==> flow/design.v <==
`timescale 1ns / 1ps
module register(clk,rst,en,d,q);
	parameter WIDTH = 16;
	input clk;
	input rst;
	input en;
	input [WIDTH-1:0] d;
	output reg [WIDTH-1:0] q;
always @(posedge clk) begin
	if(rst)
		q <= 0;
	else if(en)
		q <= d;
end
endmodule
`timescale 1ns / 1ps
module SignExtend(
	input [8:0] imm,
	output [15:0] sgnimm
    );
assign sgnimm = {{7{imm[8]}},imm};
endmodule
`timescale 1ns / 1ps
module multiplier(
	input [15:0] X,Y,
	output [31:0] SignedResult
   );
	wire [31:0] MR;
	wire [15:0] MX,MY;
	assign MX = X[15]?-X:X;
	assign MY = Y[15]?-Y:Y;
	assign MR = MX*MY;
	assign SignedResult = (X[15]^Y[15])?-MR:MR;
endmodule
`timescale 1ns / 1ps
module divider(
	input [31:0] X,
	input [15:0] Y,
	output [31:0] Q,
	output [15:0] R
	);
	wire [31:0] UQ;
	wire [15:0] UR;
	wire [31:0] MX;
	wire [15:0] MY;
	assign MX = X[31]?-X:X;
	assign MY = Y[15]?-Y:Y;
	assign UQ = (MY == 0) ? 32'hFFFFFFFF : MX/MY;
	assign Q = (X[31]^Y[15])?-UQ:UQ;
	assign UR = (MY == 0) ? MX[15:0] : MX%MY;
	assign R = X[31]?-UR:UR;
endmodule
`timescale 1ns / 1ps
module pow(
	input clk,rst,
	input start,
	output reg ready,
	input [15:0] base,expo,
	output [31:0] result,
	output reg Cflag,Oflag
    );
reg is_idle,is_idle_nxt;
reg [47:0] tmp_res,tmp_res_nxt,tmp_tmp;
reg [15:0] base_reg,base_nxt,expo_reg,expo_nxt;
assign result = tmp_res[31:0];
reg Oflag_nxt;
always @(posedge clk) begin
	if(rst) begin
		is_idle <= 1;
		tmp_res <= 0;
		base_reg <= 0;
		expo_reg <= 0;
		Oflag <= 0;
	end else begin
		is_idle <= is_idle_nxt;
		tmp_res <= tmp_res_nxt;
		base_reg <= base_nxt;
		expo_reg <= expo_nxt;
		Oflag <= Oflag_nxt;
	end
end
always @(*) begin
	is_idle_nxt = is_idle;
	base_nxt = base_reg;
	expo_nxt = expo_reg;
	Oflag_nxt = Oflag;
	tmp_res_nxt = tmp_res;
	Cflag = 0;
	ready = 0;
	tmp_tmp = 0;
	if(is_idle) begin
		ready = 0;
		if(start) begin
			is_idle_nxt = 0;
			base_nxt = base;
			expo_nxt = expo;
			tmp_res_nxt = 1;
			Oflag_nxt = 0;
		end
	end else begin  
		if(expo_reg == 0 || expo_reg[15]) begin
			if((expo_reg == 0 && base_reg == 0) || expo_reg[15])
				Cflag = 1; 
			ready=1;
			is_idle_nxt = 1;
		end else begin
			expo_nxt = expo_reg - 1;
			tmp_tmp = (tmp_res[47]?-tmp_res:tmp_res) * {32'b0,(base_reg[15]?-base_reg:base_reg)};
			tmp_res_nxt = (tmp_res[47] ^ base_reg[15])?-tmp_tmp:tmp_tmp;
			if((tmp_res_nxt&48'hFFFF80000000) != 0 && (tmp_res_nxt&48'hFFFF80000000) != 48'hFFFF80000000)
				Oflag_nxt = 1;
		end
	end
end
endmodule
`timescale 1ns / 1ps
module sqrt(
	input clk,rst,
	input start,
	output reg ready,
	input [31:0] initial_nr,
	output [15:0] result,
	output reg Cflag,Oflag
    );
reg [1:0] state_reg,state_nxt;
reg [63:0] operand,operand_nxt;
reg [15:0] res_tmp,res_tmp_nxt;
reg [7:0] cnt,cnt_nxt;
assign result = res_tmp;
always @(posedge clk) begin
	if(rst) begin
		state_reg <= 0;
		operand <= 0;
		res_tmp <= 0;
		cnt <= 0;
	end else begin
		state_reg <= state_nxt;
		operand <= operand_nxt;
		res_tmp <= res_tmp_nxt;
		cnt <= cnt_nxt;
	end
end
always @(*) begin
	state_nxt = state_reg;
	operand_nxt = operand;
	res_tmp_nxt = res_tmp;
	cnt_nxt = cnt;
	ready = 0;
	Cflag = 0;
	Oflag = 0;
	case(state_reg)
		0: begin
			if(start) begin
				state_nxt = 1;
				operand_nxt = {32'b0,initial_nr};
				res_tmp_nxt = 0;
				cnt_nxt = 16;
			end
		end
		1: begin
			operand_nxt = operand<<2;
			if(cnt == 0 || (cnt == 16 && operand[31])) begin
				if(operand[31])
					Cflag = 1;
				state_nxt = 0;
				Oflag = res_tmp[15];
				ready = 1;
			end else
				state_nxt = 2;
		end
		2: begin
			cnt_nxt = cnt - 1;
			if(operand[63:32] >= {14'b0,res_tmp,2'b01}) begin
				operand_nxt[63:32] = operand[63:32] - {14'b0,res_tmp,2'b01};
				res_tmp_nxt = {res_tmp[14:0],1'b1};
			end else begin
				res_tmp_nxt = {res_tmp[14:0],1'b0};
			end
			state_nxt = 1;
		end
	endcase
end
endmodule
`timescale 1ns / 1ps
module ALU(
	input clk,
	input rst,
	input [15:0] srcA,
	input [15:0] srcB,
	input [15:0] extra_X,
	output [15:0] res,
	output reg [15:0] extra_res,
	input [4:0] opsel,
	output reg ready,
	input Cflag,Oflag,
	output reg [3:0] flag_next
    );
reg [16:0] res_ext;
reg [16:0] shift_aid;
reg [15:0] shift_amount;
wire [16:0] sign_srcA;
assign res = res_ext[15:0];
wire [31:0] mul_result;
wire [31:0] div_result;
wire [15:0] mod_result;
assign sign_srcA = {16{srcA[15]}};
multiplier mul(srcA,srcB,mul_result);
divider    div({extra_X,srcA},srcB,div_result,mod_result);
wire pow_ready,pow_C,pow_O;
wire [31:0] pow_result;
pow p(.clk(clk), .rst(rst), 
	.start(opsel == 14),
	.ready(pow_ready),
	.base(srcA),.expo(srcB),
	.result(pow_result),
	.Cflag(pow_C),
	.Oflag(pow_O));
wire sqrt_ready,sqrt_C,sqrt_O;
wire [15:0] sqrt_result;
sqrt sq(.clk(clk), .rst(rst), 
	.start(opsel == 13),
	.ready(sqrt_ready),
	.initial_nr({extra_X,srcA}),
	.result(sqrt_result),
	.Cflag(sqrt_C),
	.Oflag(sqrt_O));
always @(*) begin
	extra_res = 0;
	res_ext = 0;
	ready = 1;
	flag_next[1] = Cflag;
	flag_next[0] = Oflag;
	flag_next[3] = 0;
	flag_next[2] = 0;
	shift_aid = 0;
	shift_amount = srcB;
	if(opsel[3] == 1)
		shift_amount = srcB & 16'h000f;
	case(opsel)
		0: res_ext = {1'b0,srcB};
		1: begin
			res_ext = srcA + srcB;
			flag_next[1] = res_ext[16];
			flag_next[0] = (srcA[15]&srcB[15]&(~res_ext[15]))|((~srcA[15])&(~srcB[15])&res_ext[15]);
			flag_next[3] = (res_ext == 0);
			flag_next[2] = res_ext[15];
		end
		2: begin
			res_ext = srcA - srcB;
			flag_next[1] = res_ext[16];
			flag_next[0] = (srcA[15]&(~srcB[15])&(~res_ext[15]))|((~srcA[15])&srcB[15]&res_ext[15]);
			flag_next[3] = (res_ext == 0);
			flag_next[2] = res_ext[15];
		end
		3: begin
			res_ext = srcA + 1;
			flag_next[1] = res_ext[16];
			flag_next[0] = (~srcA[15])&res_ext[15];
			flag_next[3] = (res_ext == 0);
			flag_next[2] = res_ext[15];
		end
		4: begin
			res_ext = srcA - 1;
			flag_next[1] = res_ext[16];
			flag_next[0] = srcA[15]&(~res_ext[15]);
			flag_next[3] = (res_ext == 0);
			flag_next[2] = res_ext[15];
		end
		8: begin
			res_ext = {1'b0, srcA & srcB};
			flag_next[3] = (res_ext == 0);
			flag_next[2] = res_ext[15];
		end
		9: begin
			res_ext = {1'b0, srcA | srcB};
			flag_next[3] = (res_ext == 0);
			flag_next[2] = res_ext[15];
		end
		10: begin
			res_ext = {1'b0, srcA ^ srcB};
			flag_next[3] = (res_ext == 0);
			flag_next[2] = res_ext[15];
		end
		11: begin
			res_ext = {1'b0, ~srcA};
			flag_next[3] = (res_ext == 0);
			flag_next[2] = res_ext[15];
		end
		12: begin
			res_ext = {1'b0,-srcA};
			flag_next[3] = (res_ext == 0);
			flag_next[2] = res_ext[15];
		end
		5: begin
			res_ext = {1'b0,mul_result[15:0]};
			extra_res = mul_result[31:16];
			flag_next[3] = (mul_result == 0);
			flag_next[2] = mul_result[31];
			flag_next[0] = (mul_result[31:15] == 0) || (mul_result[31:15] == 17'h1ffff);
			flag_next[1] = (mul_result[31:15] == 0) || (mul_result[31:15] == 17'h1ffff);
		end
		6: begin
			res_ext = {1'b0,div_result[15:0]};
			extra_res = div_result[31:16];
			flag_next[3] = (div_result == 0);
			flag_next[2] = div_result[31];
			flag_next[0] = ({extra_X,srcA} == 32'h80000000) && (srcB  == 16'hffff);
			flag_next[1] = (srcB == 0);
		end
		7: begin
			res_ext = {1'b0,mod_result};
			flag_next[3] = (mod_result == 0);
			flag_next[2] = mod_result[15];
			flag_next[0] = ({extra_X,srcA} == 32'h80000000) && (srcB  == 16'hffff);
			flag_next[1] = (srcB == 0);
		end
		14: begin
			ready = pow_ready;
			res_ext = {1'b0,pow_result[15:0]};
			extra_res = pow_result[31:16];
			flag_next[3] = (pow_result == 0);
			flag_next[2] = pow_result[31];
			flag_next[0] = pow_O;
			flag_next[1] = pow_C;
		end
		13: begin
			ready = sqrt_ready;
			res_ext = {1'b0,sqrt_result};
			flag_next[3] = (sqrt_result == 0);
			flag_next[2] = sqrt_result[15];
			flag_next[0] = sqrt_O;
			flag_next[1] = sqrt_C;
		end
		16, 24: begin
			shift_aid = ({srcA,1'b0}>>shift_amount);
			res_ext = shift_aid[16:1];
			flag_next[3] = (res_ext == 0);
			flag_next[2] = res_ext[15];
			flag_next[0] = (res_ext[15] != srcA[15]);
			flag_next[1] = shift_aid[0];
		end
		17, 25: begin
			shift_aid = ({1'b0,srcA}<<shift_amount);
			res_ext = shift_aid[15:0];
			flag_next[3] = (res_ext == 0);
			flag_next[2] = res_ext[15];
			flag_next[0] = (res_ext[15] != srcA[15]);
			flag_next[1] = shift_aid[16];
		end
		18, 26: begin
			shift_aid = ({srcA,1'b0}>>shift_amount) | (sign_srcA<<(16-shift_amount));
			res_ext = shift_aid[16:1];
			flag_next[3] = (res_ext == 0);
			flag_next[2] = res_ext[15];
			flag_next[0] = (res_ext[15] != srcA[15]);
			flag_next[1] = shift_aid[0];
		end
		19, 27: begin
			shift_aid = ({1'b0,srcA}<<shift_amount) | (sign_srcA>>(16-shift_amount));
			res_ext = shift_aid[15:0];
			flag_next[3] = (res_ext == 0);
			flag_next[2] = res_ext[15];
			flag_next[0] = (res_ext[15] != srcA[15]);
			flag_next[1] = shift_aid[16];
		end
		20, 28: begin
			res_ext = {1'b0,(srcA>>shift_amount)|(srcA<<(16-shift_amount))};
			flag_next[3] = (res_ext == 0);
			flag_next[2] = res_ext[15];
			flag_next[0] = (res_ext[15] != srcA[15]);
			flag_next[1] = res_ext[15];
		end
		21, 29: begin
			res_ext = {1'b0,(srcA<<shift_amount)|(srcA>>(16-shift_amount))};
			flag_next[3] = (res_ext == 0);
			flag_next[2] = res_ext[15];
			flag_next[0] = (res_ext[15] != srcA[15]);
			flag_next[1] = res_ext[0];
		end
		22, 30: begin
			res_ext = ({Cflag,srcA}>>shift_amount) | ({Cflag,srcA}<<(17-shift_amount));
			flag_next[1] = res_ext[16];
			flag_next[3] = (res_ext[15:0] == 0);
			flag_next[2] = res_ext[15];
			flag_next[0] = (res_ext[15] != srcA[15]);
		end
		23, 31: begin
			res_ext = ({Cflag,srcA}<<shift_amount) | ({Cflag,srcA}>>(17-shift_amount));
			flag_next[1] = res_ext[16];
			flag_next[3] = (res_ext[15:0] == 0);
			flag_next[2] = res_ext[15];
			flag_next[0] = (res_ext[15] != srcA[15]);
		end
	endcase
end
endmodule
`timescale 1ns / 1ps
module controlUnit(
	input [15:0] instr,
	output reg branch,
	output reg ret,
	output reg loadPC,
	output reg push,
	output reg op_stack,
	output reg [4:0] opsel,
	output reg [1:0] sel_srcA,
	output reg [1:0] sel_srcB,
	input ready,
	output reg [1:0] data_addr_sel,
	output reg wr_to_data_mem,
	output reg [1:0] mem_data_wr_sel,
	output reg reg_from_mem,
	output reg extra_write_X,
	output reg wr_X,
	output reg wr_Y,
	output reg wr_ACC,
	output reg save_flags,
	input [3:0] flags
);
always @(*) begin
	branch = 0;
	ret = 0;
	loadPC = ready;
	push = 0;
	op_stack = 0;
	opsel = 0;
	sel_srcA = 0;
	sel_srcB = 0;
	data_addr_sel = 0;
	wr_to_data_mem = 0;
	mem_data_wr_sel = 0;
	reg_from_mem = 0;
	extra_write_X = 0;
	wr_X = 0;
	wr_Y = 0;
	wr_ACC = 0;
	save_flags = 0;
	case(instr[15:10])
		0: begin   end
		1: begin
			if(instr[9]) begin  
				push = 1;
				op_stack = 1;
				data_addr_sel = 3;
				mem_data_wr_sel = instr[8:7];
				wr_to_data_mem = ready;
			end else begin  
				push = 0;
				op_stack = 1;
				data_addr_sel = 2;
				reg_from_mem = 1;
				if(instr[8:7] == 0)
					wr_X = ready;
				else if(instr[8:7] == 1)
					wr_Y = ready;
				else
					wr_ACC = ready;
			end
		end
		2: begin
			data_addr_sel = 1;
			reg_from_mem = 1;
			if(instr[9] == 0)
				wr_X = ready;
			else
				wr_Y = ready;
		end
		3: begin
			data_addr_sel = 1;
			if(instr[9] == 0)
				mem_data_wr_sel = 0;
			else
				mem_data_wr_sel = 1;
			wr_to_data_mem = ready;
		end
		4: begin
			data_addr_sel = 0;
			opsel = 1;
			sel_srcB = 3;
			reg_from_mem = 1;
			if(instr[9] == 0) begin
				wr_X = ready;
				sel_srcA = 1;
			end else begin
				wr_Y = ready;
				sel_srcA = 0;
			end
		end
		5: begin
			data_addr_sel = 0;
			opsel = 1;
			sel_srcB = 3;
			if(instr[9] == 0) begin
				mem_data_wr_sel = 0;
				sel_srcA = 1;
			end else begin
				mem_data_wr_sel = 1;
				sel_srcA = 0;
			end
			wr_to_data_mem = ready;
		end
		6: begin
			opsel = 0;
			sel_srcB = 3;
			reg_from_mem = 0;
			if(instr[9] == 0)
				wr_X = ready;
			else
				wr_Y = ready;
		end
		7: begin
			opsel = 0;
			reg_from_mem = 0;
			sel_srcB = instr[7:6];
			if(instr[9:8] == 2'b00) begin
				wr_X = ready;
			end else if (instr[9:8] == 2'b01) begin
				wr_Y = ready;
			end else begin
				wr_ACC = ready;
			end
		end
		8: begin
			opsel = 13;
			sel_srcA = 2;
			reg_from_mem = 0; wr_ACC = ready; save_flags = ready;
		end
		9: begin
			opsel = 14;
			sel_srcA = 2;
			sel_srcB = instr[9:8];
			wr_X = 1;
			extra_write_X = 1;
			reg_from_mem = 0; wr_ACC = ready; save_flags = ready;
		end
		16: branch = 1;
		17: branch = flags[3];
		18: branch = ~flags[3];
		19: branch = (flags[2] != flags[0]);
		20: branch = ((flags[3]==0) && (flags[0] == flags[2]));
		21: branch = ((flags[3]==1) || (flags[0] != flags[2]));
		22: branch = (flags[2] == flags[0]);
		23: branch = flags[1];
		24: branch = flags[0];
		30: begin
			push = 1;
			op_stack = 1;
			data_addr_sel = 3;
			mem_data_wr_sel = 3;
			wr_to_data_mem = ready;
			branch = 1;
		end
		31: begin
			push = 0;
			op_stack = 1;
			data_addr_sel = 2;
			ret = 1;
		end
		32: begin
			opsel = 1;
			if(instr[9] == 0)
				sel_srcA = 0;
			else
				sel_srcA = 1;
			sel_srcB = 3;
			reg_from_mem = 0; wr_ACC = ready; save_flags = ready;
		end
		33: begin
			opsel = 1;
			sel_srcA = 2;
			sel_srcB = 3;
			reg_from_mem = 0; wr_ACC = ready; save_flags = ready;
		end
		34: begin
			opsel = 1;
			sel_srcA = instr[9:8];
			sel_srcB = instr[7:6];
			reg_from_mem = 0; wr_ACC = ready; save_flags = ready;
		end
		36: begin
			opsel = 	2;
			if(instr[9] == 0)
				sel_srcA = 0;
			else
				sel_srcA = 1;
			sel_srcB = 3;
			reg_from_mem = 0; wr_ACC = ready; save_flags = ready;
		end
		37: begin
			opsel = 2;
			sel_srcA = 2;
			sel_srcB = 3;
			reg_from_mem = 0; wr_ACC = ready; save_flags = ready;
		end
		38: begin
			opsel = 2;
			sel_srcA = instr[9:8];
			sel_srcB = instr[7:6];
			reg_from_mem = 0; wr_ACC = ready; save_flags = ready;
		end
		40: begin  
			opsel = {1'b1,instr[4] | instr[1] | instr[0],instr[9:7]};
			sel_srcA = instr[6:5];
			if(instr[4]==1) begin
				sel_srcB = 3;
			end else begin
				sel_srcB = instr[3:2];
			end
			reg_from_mem = 0; wr_ACC = ready; save_flags = ready;
		end
		42: begin
			opsel = 3;
			sel_srcA = instr[9:8];
			if(instr[9:8] == 2'b00)
				wr_X = ready;
			else if(instr[9:8] == 2'b01)
				wr_Y = ready;
			else
				wr_ACC = ready;
			reg_from_mem = 0;
			save_flags = ready;
		end
		43: begin
			opsel = 4;
			sel_srcA = instr[9:8];
			if(instr[9:8] == 2'b00)
				wr_X = ready;
			else if(instr[9:8] == 2'b01)
				wr_Y = ready;
			else
				wr_ACC = ready;
			reg_from_mem = 0;
			save_flags = ready;
		end
		44: begin
			opsel = 5;
			sel_srcA = instr[9:8];
			sel_srcB = instr[7:6];
			wr_X = 1;
			extra_write_X = 1;
			reg_from_mem = 0; wr_ACC = ready; save_flags = ready;
		end
		45: begin
			opsel = 5;
			sel_srcA = 2;  sel_srcB = 3;
			wr_X = 1;
			extra_write_X = 1;
			reg_from_mem = 0; wr_ACC = ready; save_flags = ready;
		end
		46: begin
			opsel = 6;
			sel_srcA = instr[9:8];
			sel_srcB = instr[7:6];
			wr_X = 1;
			extra_write_X = 1;
			reg_from_mem = 0; wr_ACC = ready; save_flags = ready;
		end
		47: begin
			opsel = 6;
			sel_srcA = 2;  sel_srcB = 3;
			wr_X = 1;
			extra_write_X = 1;
			reg_from_mem = 0; wr_ACC = ready; save_flags = ready;
		end
		48: begin
			opsel = 7;
			sel_srcA = instr[9:8];
			sel_srcB = instr[7:6];
			reg_from_mem = 0; wr_ACC = ready; save_flags = ready;
		end
		49: begin
			opsel = 7;
			sel_srcA = 2;  sel_srcB = 3;
			reg_from_mem = 0; wr_ACC = ready; save_flags = ready;
		end
		50: begin
			opsel = 8;
			sel_srcA = instr[9:8];
			sel_srcB = instr[7:6];
			reg_from_mem = 0; wr_ACC = ready; save_flags = ready;
		end
		51: begin
			opsel = 8;
			sel_srcA = 2;  sel_srcB = 3;
			reg_from_mem = 0; wr_ACC = ready; save_flags = ready;
		end
		52: begin
			opsel = 9;
			sel_srcA = instr[9:8];
			sel_srcB = instr[7:6];
			reg_from_mem = 0; wr_ACC = ready; save_flags = ready;
		end
		53: begin
			opsel = 9;
			sel_srcA = 2;  sel_srcB = 3;
			reg_from_mem = 0; wr_ACC = ready; save_flags = ready;
		end
		54: begin
			opsel = 10;
			sel_srcA = instr[9:8];
			sel_srcB = instr[7:6];
			reg_from_mem = 0; wr_ACC = ready; save_flags = ready;
		end
		55: begin
			opsel = 10;
			sel_srcA = 2;  sel_srcB = 3;
			reg_from_mem = 0; wr_ACC = ready; save_flags = ready;
		end
		56: begin
			opsel = 11;
			sel_srcA = instr[9:8];
			reg_from_mem = 0; wr_ACC = ready; save_flags = ready;
		end
		57: begin
			opsel = 12;
			sel_srcA = instr[9:8];
			reg_from_mem = 0; wr_ACC = ready; save_flags = ready;
		end
		58: begin
			opsel = 	2;
			if(instr[9] == 0)
				sel_srcA = 0;
			else
				sel_srcA = 1;
			sel_srcB = 3;
			reg_from_mem = 0; wr_ACC = 0; save_flags = ready;
		end
		59: begin
			opsel = 2;
			sel_srcA = 2;
			sel_srcB = 3;
			reg_from_mem = 0; wr_ACC = 0; save_flags = ready;
		end
		60: begin
			opsel = 2;
			sel_srcA = instr[9:8];
			sel_srcB = instr[7:6];
			reg_from_mem = 0; wr_ACC = 0; save_flags = ready;
		end
		61: begin
			opsel = 	8;
			if(instr[9] == 0)
				sel_srcA = 0;
			else
				sel_srcA = 1;
			sel_srcB = 3;
			reg_from_mem = 0; wr_ACC = 0; save_flags = ready;
		end
		62: begin
			opsel = 8;
			sel_srcA = 2;
			sel_srcB = 3;
			reg_from_mem = 0; wr_ACC = 0; save_flags = ready;
		end
		63: begin
			opsel = 8;
			sel_srcA = instr[9:8];
			sel_srcB = instr[7:6];
			reg_from_mem = 0; wr_ACC = 0; save_flags = ready;
		end
	endcase
end
endmodule
`timescale 1ns / 1ps
module cpu(
	input clk,rst,
	output [9:0] instr_Addr,
	input [15:0] instr,
	output reg [8:0] data_Addr,
	output reg [15:0] write_data,
	input [15:0] read_data,
	output write_enable
    );
wire [15:0] sign_Imm;
wire [8:0] immediate;
assign immediate = instr[8:0];
SignExtend sgex(
	.imm(immediate),
	.sgnimm(sign_Imm)
);
wire [3:0] flag_reg,flag_next;
wire save_flags;
register #(4) FlagReg(clk,rst,save_flags,flag_next,flag_reg);
reg [15:0] srcA,srcB;
wire [15:0] res,extra_res;
reg [8:0] SP_next;
wire [8:0] SP_reg;
wire branch,ret,loadPC,reg_from_mem;
wire push,op_stack,wr_X,wr_Y,wr_ACC,extra_write_X;
wire [1:0] sel_srcA,sel_srcB,data_addr_sel,mem_data_wr_sel;
wire [4:0] opsel;
wire ready;
controlUnit cu(
	.instr(instr),
	.branch(branch),
	.ret(ret),
	.loadPC(loadPC),
	.push(push),
	.op_stack(op_stack),
	.opsel(opsel),
	.sel_srcA(sel_srcA),
	.sel_srcB(sel_srcB),
	.ready(ready),
	.data_addr_sel(data_addr_sel),
	.wr_to_data_mem(write_enable),
	.mem_data_wr_sel(mem_data_wr_sel),
	.reg_from_mem(reg_from_mem),
	.extra_write_X(extra_write_X),
	.wr_X(wr_X),
	.wr_Y(wr_Y),
	.wr_ACC(wr_ACC),
	.save_flags(save_flags),
	.flags(flag_reg)
);
wire [15:0] X_reg,Y_reg,ACC_reg;
reg [15:0] reg_next;
register X  (clk,rst,wr_X, extra_write_X?extra_res:reg_next  ,X_reg);
register Y  (clk,rst,wr_Y,reg_next,Y_reg);
register ACC(clk,rst,wr_ACC,reg_next,ACC_reg);
always @(*) begin
	if(reg_from_mem)
		reg_next = read_data;
	else
		reg_next = res;
end
wire [9:0] PC_reg,PC_reg_plus_1;
reg [9:0] PC_next;
wire [9:0] PC_branch;
assign PC_reg_plus_1 = PC_reg + 1;
register #(10) PC(clk,rst,loadPC,PC_next,PC_reg);
assign instr_Addr = PC_reg;
assign PC_branch = instr[9:0];
always @(*) begin
	PC_next = PC_reg_plus_1;
	if(ret)
		PC_next = read_data[9:0];
	else if(branch)
		PC_next = PC_branch;
end
ALU alu(
	.clk(clk),.rst(rst),
	.srcA(srcA),
	.srcB(srcB),
	.extra_X(X_reg),
	.res(res),
	.extra_res(extra_res),
	.opsel(opsel),
	.ready(ready),
	.Cflag(flag_reg[1]),
	.Oflag(flag_reg[0]),
	.flag_next(flag_next)
);
always @(*) begin
	case(sel_srcA)
		0: srcA = X_reg;
		1: srcA = Y_reg;
		2: srcA = ACC_reg;
		3: srcA = sign_Imm;
	endcase
	case(sel_srcB)
		0: srcB = X_reg;
		1: srcB = Y_reg;
		2: srcB = ACC_reg;
		3: srcB = sign_Imm;
	endcase
end
always @(*) begin
	case(mem_data_wr_sel)
		0: write_data = X_reg;
		1: write_data = Y_reg;
		2: write_data = ACC_reg;
		3: write_data = {6'b0,PC_reg_plus_1};
	endcase
	if(push)
		SP_next = SP_reg - 1;
	else
		SP_next = SP_reg + 1;
	case(data_addr_sel)
		0: data_Addr = res[8:0];
		1: data_Addr = instr[8:0];
		2: data_Addr = SP_reg;
		3: data_Addr = SP_next;
	endcase
end
register #(9) SP (clk,rst,op_stack,SP_next,SP_reg);
endmodule
# == Reports on cpu ==
# Module cpu before and after one edit of its RTL, step after step.
# Lines under "orig" count in the file above, lines under "edited" in the edited file.
# "change" is "edited" less "orig", of the values as shown; "rel_change_pct" is that difference over "orig", in percent.
# Operators: Yosys type, input widths -> output width; for muxes data width and select width s.
# Cell names lack the library's common part.
# Not given: n/a
# setup
top_module,cpu
clk_port,clk
lib,sky130hd
corner,tt_025C_1v80

# == The edit ==
# The edit as a unified diff against the file above.
# The edit is scripted: it alters the design's behaviour and was not made to optimise anything.
# begin of diff
@@ -349,5 +349,5 @@
 		end
 		18, 26: begin
-			shift_aid = ({srcA,1'b0}>>shift_amount) | (sign_srcA<<(16-shift_amount));
+			shift_aid = ({srcA,1'b0}>>shift_amount) | (sign_srcA<<(16^shift_amount));
 			res_ext = shift_aid[16:1];
 			flag_next[3] = (res_ext == 0);
# end of diff

# == Word-level counts ==
# Source: Yosys, flattened and elaborated, memories not mapped. Widths are those after wreduce. Registers that Yosys merges into a memory's read port (data or address) are not register bits. Print and check cells do not count.
# bits
element,orig,edited,change,rel_change_pct
ff_bits,243,243,0,0.00
input_bits,34,34,0,0.00
word_cells,400,401,1,0.25
# classes
element,orig,edited,change,rel_change_pct
add_sub_neg,21,21,0,0.00
mul,2,2,0,0.00
div,2,2,0,0.00
compare,1,1,0,0.00
eq_ne,116,116,0,0.00
n_shift,12,12,0,0.00
mux,102,102,0,0.00
n_logic,33,34,1,3.03
reduce_logical,94,94,0,0.00
# ops
operator,orig,edited,change,rel_change_pct
$not 1->1,6,7,1,16.67
$shl 16x16->17,1,2,1,100.00
$shl 16x32->17,1,0,-1,-100.00
$mux 1,43,43,0,0.00
$eq 6x6->1 const B,29,29,0,0.00
$logic_not 16->1,19,19,0,0.00
$reduce_or 2->1,19,19,0,0.00
$eq 5x5->1 const B,16,16,0,0.00
$mux 16,12,12,0,0.00
$eq 6x5->1 const B,11,11,0,0.00
$and 1x1->1,10,10,0,0.00
$ne 1x1->1,10,10,0,0.00
$eq 2x2->1 const B,9,9,0,0.00
$eq 2x1->1 const B,7,7,0,0.00
$eq 5x4->1 const B,7,7,0,0.00
$logic_not 2->1,7,7,0,0.00
$reduce_and 2->1,6,6,0,0.00
$logic_and 1x1->1,5,5,0,0.00
$logic_not 17->1,5,5,0,0.00
$logic_or 1x1->1,5,5,0,0.00
$mux 32,5,5,0,0.00
$mux 48,5,5,0,0.00
$eq 5x3->1 const B,4,4,0,0.00
$eq 6x3->1 const B,4,4,0,0.00
$mux 2,4,4,0,0.00
$ne 2x2->1 const B,4,4,0,0.00
$neg 16->16,4,4,0,0.00
$or 1x1->1,4,4,0,0.00
# The list need not be complete.

# == Depth ==
# Longest topological path by Yosys (ltp), each cell counted once; first at word level (registers and memories cut), then after technology mapping (sequential cells cut; the memories' decode and read muxes count).
# depth
element,orig,edited,change,rel_change_pct
word_depth,14,14,0,0.00
ABC_AREA,0,0,n/a,n/a
mapped_depth,606,602,-4,-0.66
mapped_depth_nobuf,556,552,-4,-0.72

# == Synthesis result ==
# Source: synth_stat.txt of the flow (Yosys; design flattened, memories mapped). It holds for the ABC_AREA given above (unset counts as 0); a run with the other value may have another netlist.
# types
type,orig,edited,change,rel_change_pct
or3_1,70,120,50,71.43
nor2_1,1195,1238,43,3.60
clkbuf_1,423,459,36,8.51
a211oi_1,153,118,-35,-22.88
a21oi_1,571,538,-33,-5.78
xor2_1,185,153,-32,-17.30
o21a_1,253,278,25,9.88
nand3_1,144,169,25,17.36
nor2b_1,130,105,-25,-19.23
mux2_2,100,122,22,22.00
mux2i_1,148,169,21,14.19
a31oi_1,75,96,21,28.00
o31ai_1,161,142,-19,-11.80
nor4_1,101,84,-17,-16.83
o21ai_1,44,27,-17,-38.64
a211o_1,30,14,-16,-53.33
and2_1,80,65,-15,-18.75
a22oi_1,99,86,-13,-13.13
# The list need not be complete.
# synth_totals
element,orig,edited,change,rel_change_pct
stdcells,10383,10325,-58,-0.56
yosys_area_um2,76872.5,76170.6,-701.9,-0.91
ff_cells,244,244,0,0.00
# The figures by module come from a second, unflattened synthesis with its own total; it is not the netlist above.
# hier_totals
element,orig,edited,change,rel_change_pct
cells_unflattened,10847,10834,-13,-0.12
area_unflattened_um2,81744.6,81944.8,200.2,0.24
# Each row is one instance without its submodules.
# by_module_orig
module,n_inst,cells,mod_area_um2
divider,1,3679,25590.8
pow,1,3147,25324.3
multiplier,1,1287,10252.3
ALU,1,1454,9215.1
sqrt,1,614,5074.9
cpu,1,218,2369.8
register,3,52,580.6
controlUnit,1,202,1243.7
register (WIDTH=10),1,32,352.8
register (WIDTH=9),1,29,319.1
register (WIDTH=4),1,13,140.1
SignExtend,1,16,120.1
# by_module_edited
module,n_inst,cells,mod_area_um2
divider,1,3679,25590.8
pow,1,3147,25324.3
multiplier,1,1287,10252.3
ALU,1,1441,9415.3
sqrt,1,614,5074.9
cpu,1,218,2369.8
register,3,52,580.6
controlUnit,1,202,1243.7
register (WIDTH=10),1,32,352.8
register (WIDTH=9),1,29,319.1
register (WIDTH=4),1,13,140.1
SignExtend,1,16,120.1

# == Timing after synthesis ==
# OpenSTA on the mapped netlist: ideal clock, no wires. The path of least setup slack (recovery checks aside). Input and output delay are each 20% of the period. Register names are those of the netlist, which keeps one name where synthesis merged equal registers.
# synth_timing
element,orig,edited,change,rel_change_pct
path_kind,input to output,input to output,n/a,n/a
start,input instr[11],input instr[14],n/a,n/a
end,output data_Addr[8],output data_Addr[6],n/a,n/a
tclk_ps,165000,165000,0,0.00
in_delay_ps,33000,33000,0,0.00
t_first_pin_ps,33000,33000,0,0.00
arrival_ps,143257,143894,637,0.44
required_ps,132000,132000,0,0.00
path_slack_ps,-11257,-11894,-637,n/a
path_delay_ps,110257,110894,637,0.58
driving_pins,580,583,3,0.52
synth_period_reached_ps,176257,176894,637,0.36
# "path_delay_ps" = arrival - input delay + setup time.
# A path that ends at an output port has no setup time.
# "driving_pins": output pins that drive a net of the path, with the launching flip-flop's if there is one; two outputs of one cell count as two.
# "synth_period_reached_ps" is the clock period less the worst setup slack; recovery checks do not enter. This is arithmetic on one report: input and output delays are still those of the set period (20% each).
# Between the ends stands the longest chain of elaborated cells between them, by number of cells; it is not shown to be the way that was timed. Of several equally long chains one is given.
# Each line given opens the expression or statement behind the cell; cells for indexed reads and writes are added by Yosys, which also makes memories of some case tables.
# synth_between_orig
cell_sequence,buf_6 -> and2_1 -> or3_1 -> a31oi_2 -> nor3_2 -> buf_2 -> o32ai_1 -> or2_2 -> clkbuf_1 -> buf_1 -> ha_1 -> o221a_2 -> buf_2 -> and2_1 -> nand3_1 -> o211a_1 -> nor4_1 -> buf_2 -> [... 544 more ...] -> a211o_1 -> a21oi_1 -> nand2_1 -> a21oi_1 -> o2111ai_1 -> nor2_1 -> buf_2 -> a31oi_1 -> mux2i_2 -> ha_1 -> inv_1 -> a2111o_1 -> or4_4 -> o21ai_1 -> xnor2_1 -> nor2_1 -> nor3_1 -> a21oi_1
elab_chain_len,13
cone_cells,165
cone_classes,add/sub (12); mul (1); div (2); eq/ne (79); shift (12); mux (19); logic (12); reduce/logical (28)
# synth_rtl_orig
element,line_no,source
start: declaration,768,"input [15:0] instr,"
$eq 6x6->1,438,case(instr[15:10])
$reduce_or 14->1,n/a,
$pmux 2 s5,438,
$eq 2x2->1,854,case(sel_srcA)
$pmux 16 s4,854,
$neg 32->32,46,assign MX = X[31]?-X:X;
$mux 32,46,
$mod 32x16->32,50,assign UR = (MY == 0) ? MX[15:0] : MX%MY;
$mux 16,50,
$neg 16->16,51,assign R = X[31]?-UR:UR;
$mux 16,51,
$pmux 16 s23,239,case(opsel)
$pmux 9 s4,878,case(data_addr_sel)
end: declaration,769,"output reg [8:0] data_Addr,"
# synth_between_edited
cell_sequence,buf_2 -> and2_1 -> buf_2 -> a32oi_1 -> a31oi_2 -> nor3_2 -> buf_4 -> buf_2 -> nand3_1 -> o211ai_1 -> clkbuf_1 -> clkbuf_1 -> ha_1 -> clkbuf_1 -> o221a_2 -> buf_2 -> nand3_1 -> a2111oi_2 -> [... 547 more ...] -> a21o_1 -> a21o_1 -> a211o_1 -> a21o_1 -> a2111oi_0 -> o211ai_1 -> nor4_1 -> or4b_1 -> clkbuf_1 -> nor2_2 -> o221ai_1 -> ha_1 -> and3_1 -> a211o_1 -> a41oi_1 -> xnor2_1 -> a21oi_1 -> a21oi_1
elab_chain_len,13
cone_cells,166
cone_classes,add/sub (12); mul (1); div (2); eq/ne (79); shift (12); mux (19); logic (13); reduce/logical (28)
# synth_rtl_edited
element,line_no,source
start: declaration,768,"input [15:0] instr,"
$eq 6x6->1,438,case(instr[15:10])
$reduce_or 14->1,n/a,
$pmux 2 s5,438,
$eq 2x2->1,854,case(sel_srcA)
$pmux 16 s4,854,
$neg 32->32,46,assign MX = X[31]?-X:X;
$mux 32,46,
$mod 32x16->32,50,assign UR = (MY == 0) ? MX[15:0] : MX%MY;
$mux 16,50,
$neg 16->16,51,assign R = X[31]?-UR:UR;
$mux 16,51,
$pmux 16 s23,239,case(opsel)
$pmux 9 s4,878,case(data_addr_sel)
end: declaration,769,"output reg [8:0] data_Addr,"

# == Timing after layout ==
# Path of least setup slack in the final report of the runs of set A (OpenROAD, finished layout, wires in). Where an end is a register, its clock arrival counts in the times.
# The path's times are printed in steps of 10 ps; the period is the one set.
# layout_timing
element,orig,edited,change,rel_change_pct
path_kind,input to output,input to output,n/a,n/a
start,input instr[13],input instr[8],n/a,n/a
end,output data_Addr[8],output data_Addr[4],n/a,n/a
tclk_ps,165000,165000,0,0.00
in_delay_ps,33000,33000,0,0.00
t_first_pin_ps,33000,33000,0,0.00
arrival_ps,129060,129500,440,0.34
required_ps,132000,132000,0,0.00
path_slack_ps,2940,2500,-440,n/a
driving_pins,550,536,-14,-2.55
# Between the ends stands the longest chain of elaborated cells between them, by number of cells; it is not shown to be the way that was timed. Of several equally long chains one is given.
# layout_between_orig
cell_sequence,buf_4 -> buf_12 -> nor2b_1 -> buf_4 -> and3_4 -> a21o_4 -> nor3_4 -> buf_8 -> a21oi_1 -> a22oi_2 -> buf_6 -> inv_2 -> nand4_1 -> buf_4 -> nor3_2 -> o211a_4 -> nor4_4 -> nand2_4 -> [... 514 more ...] -> a211o_1 -> a21oi_2 -> nand2_1 -> a21oi_2 -> o2111ai_4 -> nor2_4 -> and3_4 -> a311o_1 -> ha_2 -> inv_2 -> a2111o_1 -> or4_4 -> o21ai_4 -> xnor2_2 -> nor2_2 -> nor3_4 -> a21oi_2 -> clkbuf_2
elab_chain_len,13
cone_cells,165
cone_classes,add/sub (12); mul (1); div (2); eq/ne (79); shift (12); mux (19); logic (12); reduce/logical (28)
# layout_rtl_orig
element,line_no,source
start: declaration,768,"input [15:0] instr,"
$eq 6x6->1,438,case(instr[15:10])
$reduce_or 14->1,n/a,
$pmux 2 s5,438,
$eq 2x2->1,854,case(sel_srcA)
$pmux 16 s4,854,
$neg 32->32,46,assign MX = X[31]?-X:X;
$mux 32,46,
$mod 32x16->32,50,assign UR = (MY == 0) ? MX[15:0] : MX%MY;
$mux 16,50,
$neg 16->16,51,assign R = X[31]?-UR:UR;
$mux 16,51,
$pmux 16 s23,239,case(opsel)
$pmux 9 s4,878,case(data_addr_sel)
end: declaration,769,"output reg [8:0] data_Addr,"
# layout_between_edited
cell_sequence,clkdlybuf4s50_1 -> buf_4 -> nand3_2 -> nand2_2 -> buf_4 -> buf_4 -> a221oi_1 -> a31oi_1 -> a22o_1 -> nor4_4 -> o21ai_0 -> o2111ai_2 -> or3_4 -> nor2_4 -> and3_4 -> a22oi_2 -> ha_1 -> o21a_1 -> [... 500 more ...] -> a211o_1 -> a21o_1 -> a2111oi_4 -> o211ai_1 -> nor4_2 -> or4b_4 -> nor2_4 -> o221ai_2 -> ha_4 -> and3_1 -> a211o_1 -> buf_4 -> a21oi_2 -> xnor2_1 -> o21ai_2 -> mux2i_1 -> a21oi_2 -> buf_2
elab_chain_len,11
cone_cells,104
cone_classes,add/sub (12); mul (1); div (2); eq/ne (36); shift (12); mux (16); logic (13); reduce/logical (12)
# layout_rtl_edited
element,line_no,source
start: declaration,768,"input [15:0] instr,"
$pmux 2 s5,438,case(instr[15:10])
$eq 2x2->1,854,case(sel_srcA)
$pmux 16 s4,854,
$neg 32->32,46,assign MX = X[31]?-X:X;
$mux 32,46,
$mod 32x16->32,50,assign UR = (MY == 0) ? MX[15:0] : MX%MY;
$mux 16,50,
$neg 16->16,51,assign R = X[31]?-UR:UR;
$mux 16,51,
$pmux 16 s23,239,case(opsel)
$pmux 9 s4,878,case(data_addr_sel)
end: declaration,769,"output reg [8:0] data_Addr,"

# == Flow runs ==
# Both versions went through the flow (Yosys, OpenROAD) with the same settings in each pair. Constraints: input delay and output delay 20% of the set period each, output load 0.01 pF.
# settings_set_A
period_ns,165.0
CAP_MARGIN,20
CORE_MARGIN,2
CORE_UTILIZATION,40
SLEW_MARGIN,20
# results_set_A
element,orig,edited,change,rel_change_pct
yosys.chip_area_um2,76872.5,76170.6,-701.9,-0.91
total_die_area_um2,195704.0,193935.0,-1769.0,-0.90
layout_stdcell_area_um2,91610.4,90222.8,-1387.6,-1.51
post_route_util_pct,48.1,47.5,-0.6,n/a
worst_setup_slack_ps,2942,2502,-440,n/a
setup_tns_ps,0,0,0,n/a
hold_worst_slack_ps,472,489,17,n/a
achieved_clock_period_ps,162058,162498,440,0.27
# settings_set_B
ABC_AREA,1
CORE_ASPECT_RATIO,0.58
CORE_MARGIN,5
CORE_UTILIZATION,33
PLACE_DENSITY_LB_ADDON,0.12
SETUP_SLACK_MARGIN,5.0
TNS_END_PERCENT,65
period_ns,149.0
CAP_MARGIN,20
SLEW_MARGIN,20
# results_set_B
element,orig,edited,change,rel_change_pct
yosys.chip_area_um2,79359.9,79603.8,243.9,0.31
total_die_area_um2,250757.0,251513.0,756.0,0.30
layout_stdcell_area_um2,91868.1,90653.2,-1214.9,-1.32
post_route_util_pct,38.3,37.7,-0.6,n/a
worst_setup_slack_ps,9544,10302,758,n/a
setup_tns_ps,0,0,0,n/a
hold_worst_slack_ps,458,454,-4,n/a
achieved_clock_period_ps,139456,138698,-758,-0.54
# "achieved_clock_period_ps" = clock period - worst setup slack. The figure is calculated, with input and output delays left at 20% of the set period.
